==> flow/design.v <==
`timescale 1ns/1ps
`default_nettype none
module multiplier #(parameter WIDTH=256) (
    input wire clk_in,
    input wire rst_in,
    input wire [WIDTH-1:0] a_in,
    input wire [WIDTH-1:0] b_in,
    input wire valid_in,
    output logic [WIDTH*2-1:0] c_out,
    output logic valid_out,
    output logic busy_out
    );
    typedef enum {IDLE=0,COMPUTING=1,DONE=2} fsm_state;
    fsm_state state;
    logic [$clog2(WIDTH)-1:0] index;
    always_ff @(posedge clk_in) begin
        if (rst_in) begin
            c_out <= 0;
            index <= 0;
            state <= IDLE;
            valid_out <= 0;
            busy_out <= 0;
        end else begin
            case (state)
                IDLE: begin
                    if (valid_in) begin
                        c_out <= 0;
                        index <= 0;
                        state <= COMPUTING;
                        busy_out <= 1;
                    end
                end
                COMPUTING: begin
                    if (b_in[index] == 1'b1) begin
                        c_out <= c_out + (a_in << index);  
                    end
                    if (index == WIDTH-1) begin
                        valid_out <= 1;
                        busy_out <= 0;
                        state <= DONE;
                    end
                    index <= index+1;
                end
                DONE: begin
                    valid_out <= 0;
                    state <= IDLE;
                end
            endcase
        end
    end
endmodule
`default_nettype wire
`timescale 1ns/1ps
`default_nettype none
module mont_reduction #(parameter WIDTH=512)
    (input wire clk_in,
     input wire rst_in,
     input wire [WIDTH*2:0] x_mont,
     input wire [WIDTH-1:0] N,
     input wire [WIDTH:0] R,  
     input wire [WIDTH-1:0] N_prime,  
     input wire valid_in,
     output logic [WIDTH-1:0] x_out,
     output logic valid_out,
     output logic busy_out
    );
    logic [WIDTH:0] R_length;
    assign R_length = WIDTH;
    logic signed [WIDTH:0] m;
    logic signed [WIDTH*2:0] t;
    logic mult_valid_in, mult_valid_out, mult_busy;
    logic [WIDTH:0] mult_a, mult_b;
    logic [WIDTH*2+1:0] mult_out;
    multiplier #(.WIDTH(WIDTH+1))
     multiplier(
        .clk_in(clk_in),
        .rst_in(rst_in),
        .a_in(mult_a),
        .b_in(mult_b),
        .valid_in(mult_valid_in),
        .c_out(mult_out),
        .valid_out(mult_valid_out),
        .busy_out(mult_busy)
     );
    typedef enum  {IDLE=0,FIRST_OP=1,SETUP_SECOND=2,SECOND_OP=3,CHECK=4,DONE=5} fsm_state;
    fsm_state state;
    always_ff @(posedge clk_in) begin 
        if (rst_in) begin
            m <= 0;
            t <= 0;
            state <= IDLE;
            busy_out <= 1'b0;
            valid_out <= 1'b0;
            mult_valid_in <= 1'b0;
        end else begin
            case (state)
                IDLE: begin
                    if (valid_in) begin
                        mult_a <= x_mont[WIDTH:0];
                        mult_b <= N_prime;
                        mult_valid_in <= 1'b1;
                        state <= FIRST_OP;
                        busy_out <= 1'b1;
                    end
                end 
                FIRST_OP: begin
                    if (mult_valid_out) begin
                        state <= SETUP_SECOND;
                        m <= mult_out[WIDTH-1:0];
                    end
                    mult_valid_in <= 1'b0;
                end
                SETUP_SECOND: begin
                    mult_a <= m;
                    mult_b <= {1'b0,N};
                    mult_valid_in <= 1'b1;
                    state <= SECOND_OP;
                end
                SECOND_OP: begin
                    if (mult_valid_out) begin
                        t <= $signed({1'b0,x_mont}) - $signed(mult_out) >>> R_length;
                        state <= CHECK;
                    end
                    mult_valid_in <= 0;
                end
                CHECK: begin
                    if (t < 0) begin
                        x_out <= t + $signed({1'b0,N});
                    end else begin
                        x_out <= t[WIDTH-1:0];
                    end
                    valid_out <= 1'b1;
                    state <= DONE;
                    busy_out <= 1'b0;
                end
                DONE: begin
                    valid_out <= 1'b0;
                    state <= IDLE;
                end
            endcase       
        end
    end
endmodule
`default_nettype wire
`timescale 1ns/1ps
`default_nettype none
module mod_exponent #(parameter WIDTH = 64) (
    input wire clk_in,
    input wire rst_in,
    input wire [WIDTH-1:0] base,
    input wire [WIDTH-1:0] exponent,
    input wire [WIDTH-1:0] modulo,
    input wire [WIDTH-1:0] inv_modulo,  
    input wire [WIDTH:0] R,  
    input wire [WIDTH-1:0] start_product,  
    input wire valid_in,
    input wire ready_in,  
    output logic [WIDTH-1:0] c_out,
    output logic valid_out,
    output logic busy_out
    );
    typedef enum {IDLE=0,COMPUTING=1,DONE=2,UPDATE_PRODUCT=3,REDUCE=5,UPDATE_BASE=4,NEXT=6,LAST_REDUCTION=7,WAITING=8,MULTIPLIER_START=9,MULTIPLIER_DONE=10} states;
    states state;
    logic [WIDTH-1:0] running_product, current_base;
    logic [$clog2(WIDTH)-1:0] current_index;
    logic [WIDTH*2:0] reduce_input1, reduce_input2;
    logic [WIDTH-1:0] reduce_output1, reduce_output2;
    logic finished, finished2;  
        logic mult_valid_in, mult_valid_out, mult_busy;
    logic [WIDTH-1:0] mult_a, mult_b;
    logic [WIDTH*2-1:0] mult_out;
    multiplier #(.WIDTH(WIDTH))
     multiplier(
        .clk_in(clk_in),
        .rst_in(rst_in),
        .a_in(mult_a),
        .b_in(mult_b),
        .valid_in(mult_valid_in),
        .c_out(mult_out),
        .valid_out(mult_valid_out),
        .busy_out(mult_busy)
     );
    logic [WIDTH-1:0] mark_a, mark_b;
    logic [WIDTH*2-1:0] mark_out;
    logic markiplier_valid_in, markiplier_valid_out, markiplier_busy;
    multiplier #(.WIDTH(WIDTH))
     markiplier(.clk_in(clk_in),
                .rst_in(rst_in),
                .a_in(mark_a),
                .b_in(mark_b),
                .valid_in(markiplier_valid_in),
                .c_out(mark_out),
                .valid_out(markiplier_valid_out),
                .busy_out(markiplier_busy)
                );
    logic reduction_valid_in, reduction_valid_out, reduction_busy;
    mont_reduction #(.WIDTH(WIDTH))
     reduction(.clk_in(clk_in),
                .rst_in(rst_in),
                .x_mont(mult_out),
                .N(modulo),
                .R(R),
                .N_prime(inv_modulo),
                .valid_in(mult_valid_out),
                .x_out(reduce_output1),
                .valid_out(reduction_valid_out),
                .busy_out(reduction_busy)
     );
    logic reduction2_valid_in, reduction2_valid_out, reduction2_busy;
    mont_reduction #(.WIDTH(WIDTH))
     reduction2(.clk_in(clk_in),
                .rst_in(rst_in),
                .x_mont(mark_out),
                .N(modulo),
                .R(R),
                .N_prime(inv_modulo),
                .valid_in(markiplier_valid_out),
                .x_out(reduce_output2),
                .valid_out(reduction2_valid_out),
                .busy_out(reduction2_busy)
     );
    always_ff @(posedge clk_in) begin
        if (rst_in) begin
            running_product <= start_product;
            current_index <= 0;
            state <= IDLE;
            busy_out <= 0;
            finished <= 0;
            finished2 <= 0;
            valid_out <= 0;
            mult_valid_in <= 0;
            markiplier_valid_in <= 0;
        end else begin
            case (state)
                IDLE: begin
                    if (valid_in) begin
                        state <= COMPUTING;
                        running_product <= start_product;
                        current_index <= 0;
                        current_base <= base; 
                        busy_out <= 1;
                    end
                end 
                COMPUTING: begin
                    if (exponent[current_index] == 1) begin
                        state <= UPDATE_PRODUCT;
                    end else begin
                        state <= UPDATE_BASE;
                    end
                    finished <= 0;
                end
                UPDATE_BASE: begin
                    mult_a <= current_base;
                    mult_b <= current_base;
                    mult_valid_in <= 1'b1;
                    state <= REDUCE;
                end
                UPDATE_PRODUCT: begin
                    mult_a <= current_base;
                    mult_b <= current_base;
                    mult_valid_in <= 1'b1;
                    mark_a <= current_base;
                    mark_b <= running_product;
                    markiplier_valid_in <= 1'b1;
                    state <= REDUCE;
                end
                REDUCE: begin
                    if (exponent[current_index] == 1) begin
                        if (reduction_valid_out) begin
                            finished <= 1'b1;
                            current_base <= reduce_output1;
                        end
                        if (reduction2_valid_out) begin
                            finished2 <= 1'b1;
                            running_product <= reduce_output2;
                        end
                        if (finished == 1'b1 && finished2 == 1'b1) begin
                            state <= NEXT;
                        end
                        mult_valid_in <= 0;
                        markiplier_valid_in <= 0;
                    end else begin
                        if (reduction_valid_out) begin
                            finished <= 1'b1;
                            current_base <= reduce_output1;
                        end
                        if (finished) begin
                            state <= NEXT;
                        end
                        mult_valid_in <= 0;
                    end
                end
                NEXT: begin
                    current_index <= current_index + 1;
                    if (current_index == WIDTH-1) begin
                        state <= LAST_REDUCTION;
                    end else begin
                        state <= COMPUTING;
                    end
                    finished <= 0;
                end
                LAST_REDUCTION: begin
                    mark_a <= running_product;  
                    mark_b <= 1'b1;
                    markiplier_valid_in <= 1'b1;
                    state <= WAITING;
                end
                WAITING: begin
                    markiplier_valid_in <= 1'b0;
                    if (reduction2_valid_out) begin
                        c_out <= reduce_output2;
                        valid_out <= 1;
                        busy_out <= 0;
                        state <= DONE;
                    end
                end
                DONE: begin
                    if (ready_in) begin 
                        state <= IDLE;
                        valid_out <= 0;
                    end
                end
            endcase
        end
    end
endmodule
`default_nettype wire
==> Reports on mod_exponent <==
The steps from the RTL of mod_exponent to its reports follow in flow order.
Lines are those of the file above, counted from 1.
Library cell names are shortened.
{ "setup": {"top": "mod_exponent", "clock_port": "clk_in", "library": "sky130hd", "pvt_corner": "tt_025C_1v80"} }

==> Elaborated design <==
Yosys after proc, flatten, opt, wreduce and memory -nomap, before mapping. Memory bits, and registers merged into a memory's read port (data or address), are not among the register bits. Print and check cells are not counted.
{ "word_totals": {"elab_cells": 309, "register_bits": 1818, "in_bits": 389, "out_inout_bits": 66} }
{ "classes": {"logic": 1, "shift": 9, "n_cmp": 2, "n_addsub": 13, "reduce_logical": 83, "equal": 59, "muxes": 96} }
{ "ops": {"columns": ["operator", "count"], "rows": [
  ["two-way mux 32 bit", 20],
  ["case mux 130 bit (select 2 bit)", 2],
  ["case mux 65 bit (select 2 bit)", 4],
  ["two-way mux 130 bit", 4],
  ["case mux 128 bit (select 2 bit)", 2],
  ["case mux 64 bit (select 2 bit)", 4],
  ["two-way mux 128 bit", 4],
  ["two-way mux 64 bit", 8],
  ["case mux 32 bit (select 6 bit)", 2],
  ["case mux 32 bit (select 3 bit)", 4],
  ["== test 32 x 2 -> 1 bit with constant B", 10],
  ["subtractor 129 x 130 -> 130 bit", 2],
  ["adder 130 bit", 2],
  ["<< shifter 65 x 7 -> 130 bit", 2],
  ["two-way mux 65 bit", 4],
  ["adder 128 bit", 2],
  ["== test 32 x 3 -> 1 bit with constant B", 8],
  ["<< shifter 64 x 6 -> 128 bit", 2],
  ["case mux 32 bit (select 8 bit)", 1],
  ["== test 32 x 1 -> 1 bit with constant B", 7],
  ["zero test 32 bit", 7],
  ["indexed select 64 x 6 -> 1 bit", 3],
  ["less-than comparator 66 x 1 -> 1 bit with constant B", 2],
  ["indexed select 65 x 7 -> 1 bit", 2],
  ["adder 64 bit", 2],
  ["AND reduction 2 bit", 21],
  ["AND reduction 3 bit", 14],
  ["nonzero test 2 bit", 19]
]} }
Other operator kinds: 25; their cells: 99.

==> Longest topological paths <==
Yosys ltp: most cells in a row. Word level: on the elaborated netlist, between registers, memories and ports. Mapped: between sequential cells and ports; inverters and the memories' decode and read muxes count.
{ "depth": {"depth_word": 4, "abc_area": 0, "mapped_depth": 32, "mapped_depth_nobuf": 27} }

==> After synthesis <==
Yosys stat after the flow's synthesis: flattened, memories mapped to cells. It holds for the ABC_AREA given above (unset counts as 0); a run with the other value may have another netlist.
The area totals of this step are shown rounded.
{ "synth_totals": {"cells": 15632, "yosys_area_um2": 132700, "ffs": 1623} }
{ "by_type": {"columns": ["cell_type", "count", "type_area_um2"], "rows": [
  ["edfxtp_1", 770, 2.31E+04],
  ["dfxtp_1", 853, 1.71E+04],
  ["ha_1", 899, 1.12E+04],
  ["a21oi_1", 1596, 7.99E+03],
  ["mux2_2", 693, 7.8E+03],
  ["nand2_1", 1857, 6.97E+03],
  ["mux4_2", 267, 6.01E+03],
  ["nor2_1", 1339, 5026.07],
  ["o21ai_0", 882, 4.41E+03],
  ["xnor2_1", 479, 4.2E+03],
  ["mux2i_1", 408, 4.08E+03],
  ["a21o_1", 493, 3701.05],
  ["clkbuf_1", 773, 2.9E+03],
  ["xor2_1", 268, 2.35E+03],
  ["nand4_1", 368, 2.3E+03],
  ["inv_1", 568, 2.13E+03],
  ["a22o_1", 203, 1.78E+03],
  ["o21bai_1", 236, 1.77E+03]
]} }
Not listed: further types 94, cells in them 2680.
By module: a second synthesis without flattening, with its own total; a netlist apart from the flattened one above.
{ "hier_totals": {"cells_unflattened": 16567, "hier_area_um2": 135800} }
Each row is one instance without its submodules.
{ "modules": {"columns": ["mod", "cells", "area_um2", "instances", "mod_seq_area_um2"], "rows": [
  ["mont_reduction (WIDTH=64)", 2664, 23650, 2, 8558],
  ["multiplier (WIDTH=65)", 2673, 18470, 2, 2843],
  ["multiplier (WIDTH=64)", 2468, 17960, 2, 2783],
  ["mod_exponent", 957, 15680, 1, 11950]
]} }

==> Worst setup path after synthesis <==
OpenSTA on the mapped netlist: ideal clock, no wires. The path of least setup slack (recovery checks aside). Input and output delay are each 20% of the period. Register names are those of the netlist, which keeps one name where synthesis merged equal registers.
{ "synth_path": {"kind": "input -> register", "startpoint": "input port rst_in", "endpoint": "register reduction.mult_a[0]", "arrival_time_ns": 11.351, "driving_pins": 4, "setup_slack_ns": -2.127, "path_buffers": 3, "in_delay_ns": 2.000, "required_ns": 9.224, "tclk_ns": 10.0, "path_delay_ns": 10.127, "setup_ns": 0.776, "launch_ns": 2.000, "synth_period_reached_ns": 12.127} }
"path_delay_ns" is the arrival time less input delay plus setup time.
"driving_pins": output pins that drive a net of the path, with the launching flip-flop's if there is one; two outputs of one cell count as two.
"synth_period_reached_ns" = period - worst setup slack (recovery checks aside). The figure is calculated, with input and output delays left at 20% of the set period.
Between the ends stands the longest chain of elaborated cells between them, by number of cells; it is not shown to be the way that was timed. Of several equally long chains one is given.
Each line given opens the expression or statement behind the cell; cells for indexed reads and writes are added by Yosys, which also makes memories of some case tables.
{ "synth_between": {"path_cell_list": "clkbuf_1 > clkbuf_1 > buf_1 > nor3_1", "elab_chain_cells": 2, "cells_between": 2, "lines_between": 0, "cone_classes": "logic (1); reduce/logical (1)"} }
{ "synth_rtl": {"columns": ["item", "line_no", "rtl"], "rows": [
  ["start, declared", 149, "input wire rst_in,"],
  ["inverter 1 bit", null, null],
  ["AND reduction 3 bit", null, null],
  ["end, assigned", 99, "mult_a <= x_mont[WIDTH:0];"],
  ["end, assigned", 114, "mult_a <= m;"],
  ["end, declared", 72, "logic [WIDTH:0] mult_a, mult_b;"]
]} }

==> Path in the finished layout <==
Path of least setup slack in the final report of flow run A (OpenROAD, finished layout, wires in). Where an end is a register, its clock arrival counts in the times.
{ "layout_path": {"kind": "register -> register", "startpoint": "register reduction2.multiplier.index[1]", "endpoint": "register reduction2.multiplier.c_out[127]", "setup_ns": 0.07, "driving_pins": 26, "required_ns": 14.74, "launch_ns": 0.91, "arrival_time_ns": 9.77, "setup_slack_ns": 4.97, "path_buffers": 3, "tclk_ns": 13.9} }
Between the ends stands the longest chain of elaborated cells between them, by number of cells; it is not shown to be the way that was timed. Of several equally long chains one is given.
At most two assigning lines are given for a register; there are more.
{ "layout_between": {"path_cell_list": "dfxtp_4 > buf_4 > buf_16 > mux4_2 > mux2i_1 > mux2_2 > mux2i_1 > o21ai_0 > o22ai_1 > ha_1 > nand2_1 > nor2_1 > nand2_1 > nor4_1 > nand3_1 > or4_1 > a21oi_1 > nor3_1 > buf_2 > o211ai_1 > a211oi_1 > o31a_1 > o21ai_1 > a311oi_1 > xor2_1 > o21ai_0", "elab_chain_cells": 4, "cells_between": 7, "lines_between": 3, "cone_classes": "add/sub (1); eq/ne (1); shift (2); mux (2); reduce/logical (1)"} }
{ "layout_rtl": {"columns": ["item", "line_no", "rtl"], "rows": [
  ["start, declared", 15, "logic [$clog2(WIDTH)-1:0] index;"],
  ["start, assigned", 19, "index <= 0;"],
  ["start, assigned", 42, "index <= index+1;"],
  ["<< shifter 65 x 7 -> 130 bit", 35, "c_out <= c_out + (a_in << index);"],
  ["adder 130 bit", 35, null],
  ["two-way mux 130 bit", 34, "if (b_in[index] == 1'b1) begin"],
  ["case mux 130 bit (select 2 bit)", 24, "case (state)"],
  ["end, assigned", 27, "c_out <= 0;"],
  ["end, assigned", 35, null],
  ["end, declared", 9, "output logic [WIDTH*2-1:0] c_out,"]
]} }

Ticket comment

Module mod_exponent, platform sky130hd: 3 stored runs of the flow (Yosys, OpenROAD) with differing settings, in no particular order. Input and output delays are each 20% of the period that was set; the output load is 0.01 pF.
"worst_setup_path_time_ns": the worst setup path's part of the clock period (all of it between registers, 20% less for each end at a port) less its slack. A launch clock that arrives late makes it longer, a capture clock that arrives late makes it shorter.
The measured numbers are rounded.
[
  {
    "run": "flow run A",
    "settings": { "ABC_AREA": 0, "CAP_MARGIN": 40, "CELL_PAD_IN_SITES_DETAIL_PLACEMENT": 0, "CELL_PAD_IN_SITES_GLOBAL_PLACEMENT": 2, "CORE_UTILIZATION": 28, "GPL_ROUTABILITY_DRIVEN": 1, "MAX_ROUTING_LAYER": "met4", "PLACE_DENSITY_LB_ADDON": 0.16, "SLEW_MARGIN": 20, "TNS_END_PERCENT": 90, "period_ns": 13.9, "CORE_MARGIN": 2 },
    "results": { "total_negative_slack_ns": 0.000, "final_setup_ws_ns": 4.969, "ys_area_um2": 132700, "finalCellArea_um2": 150900, "total_die_area_um2": 479600, "fin_hold_ws_ns": 0.425, "worst_setup_path_time_ns": 8.93, "critical_path_type": "register -> register" }
  },
  {
    "run": "flow run B",
    "settings": { "CORE_ASPECT_RATIO": 2.0, "CORE_UTILIZATION": 43, "CTS_CLUSTER_DIAMETER": 65, "CTS_CLUSTER_SIZE": 33, "GPL_ROUTABILITY_DRIVEN": 1, "MIN_ROUTING_LAYER": "met1", "PLACE_DENSITY_LB_ADDON": 0.15, "SLEW_MARGIN": 5, "TNS_END_PERCENT": 90, "period_ns": 12.1, "CAP_MARGIN": 20, "CORE_MARGIN": 2 },
    "outcome": "no results, routing failed with GRT-0116"
  },
  {
    "run": "flow run C",
    "settings": { "CORE_UTILIZATION": 30, "PLACE_DENSITY": 0.4, "period_ns": 10.0, "CAP_MARGIN": 20, "CORE_MARGIN": 2, "SLEW_MARGIN": 20 },
    "results": { "finalCellArea_um2": 150200, "ys_area_um2": 132700, "total_die_area_um2": 447800, "worst_setup_path_time_ns": 8.53, "critical_path_type": "register -> register", "fin_hold_ws_ns": 0.423, "final_setup_ws_ns": 1.465, "total_negative_slack_ns": 0.000 }
  }
]
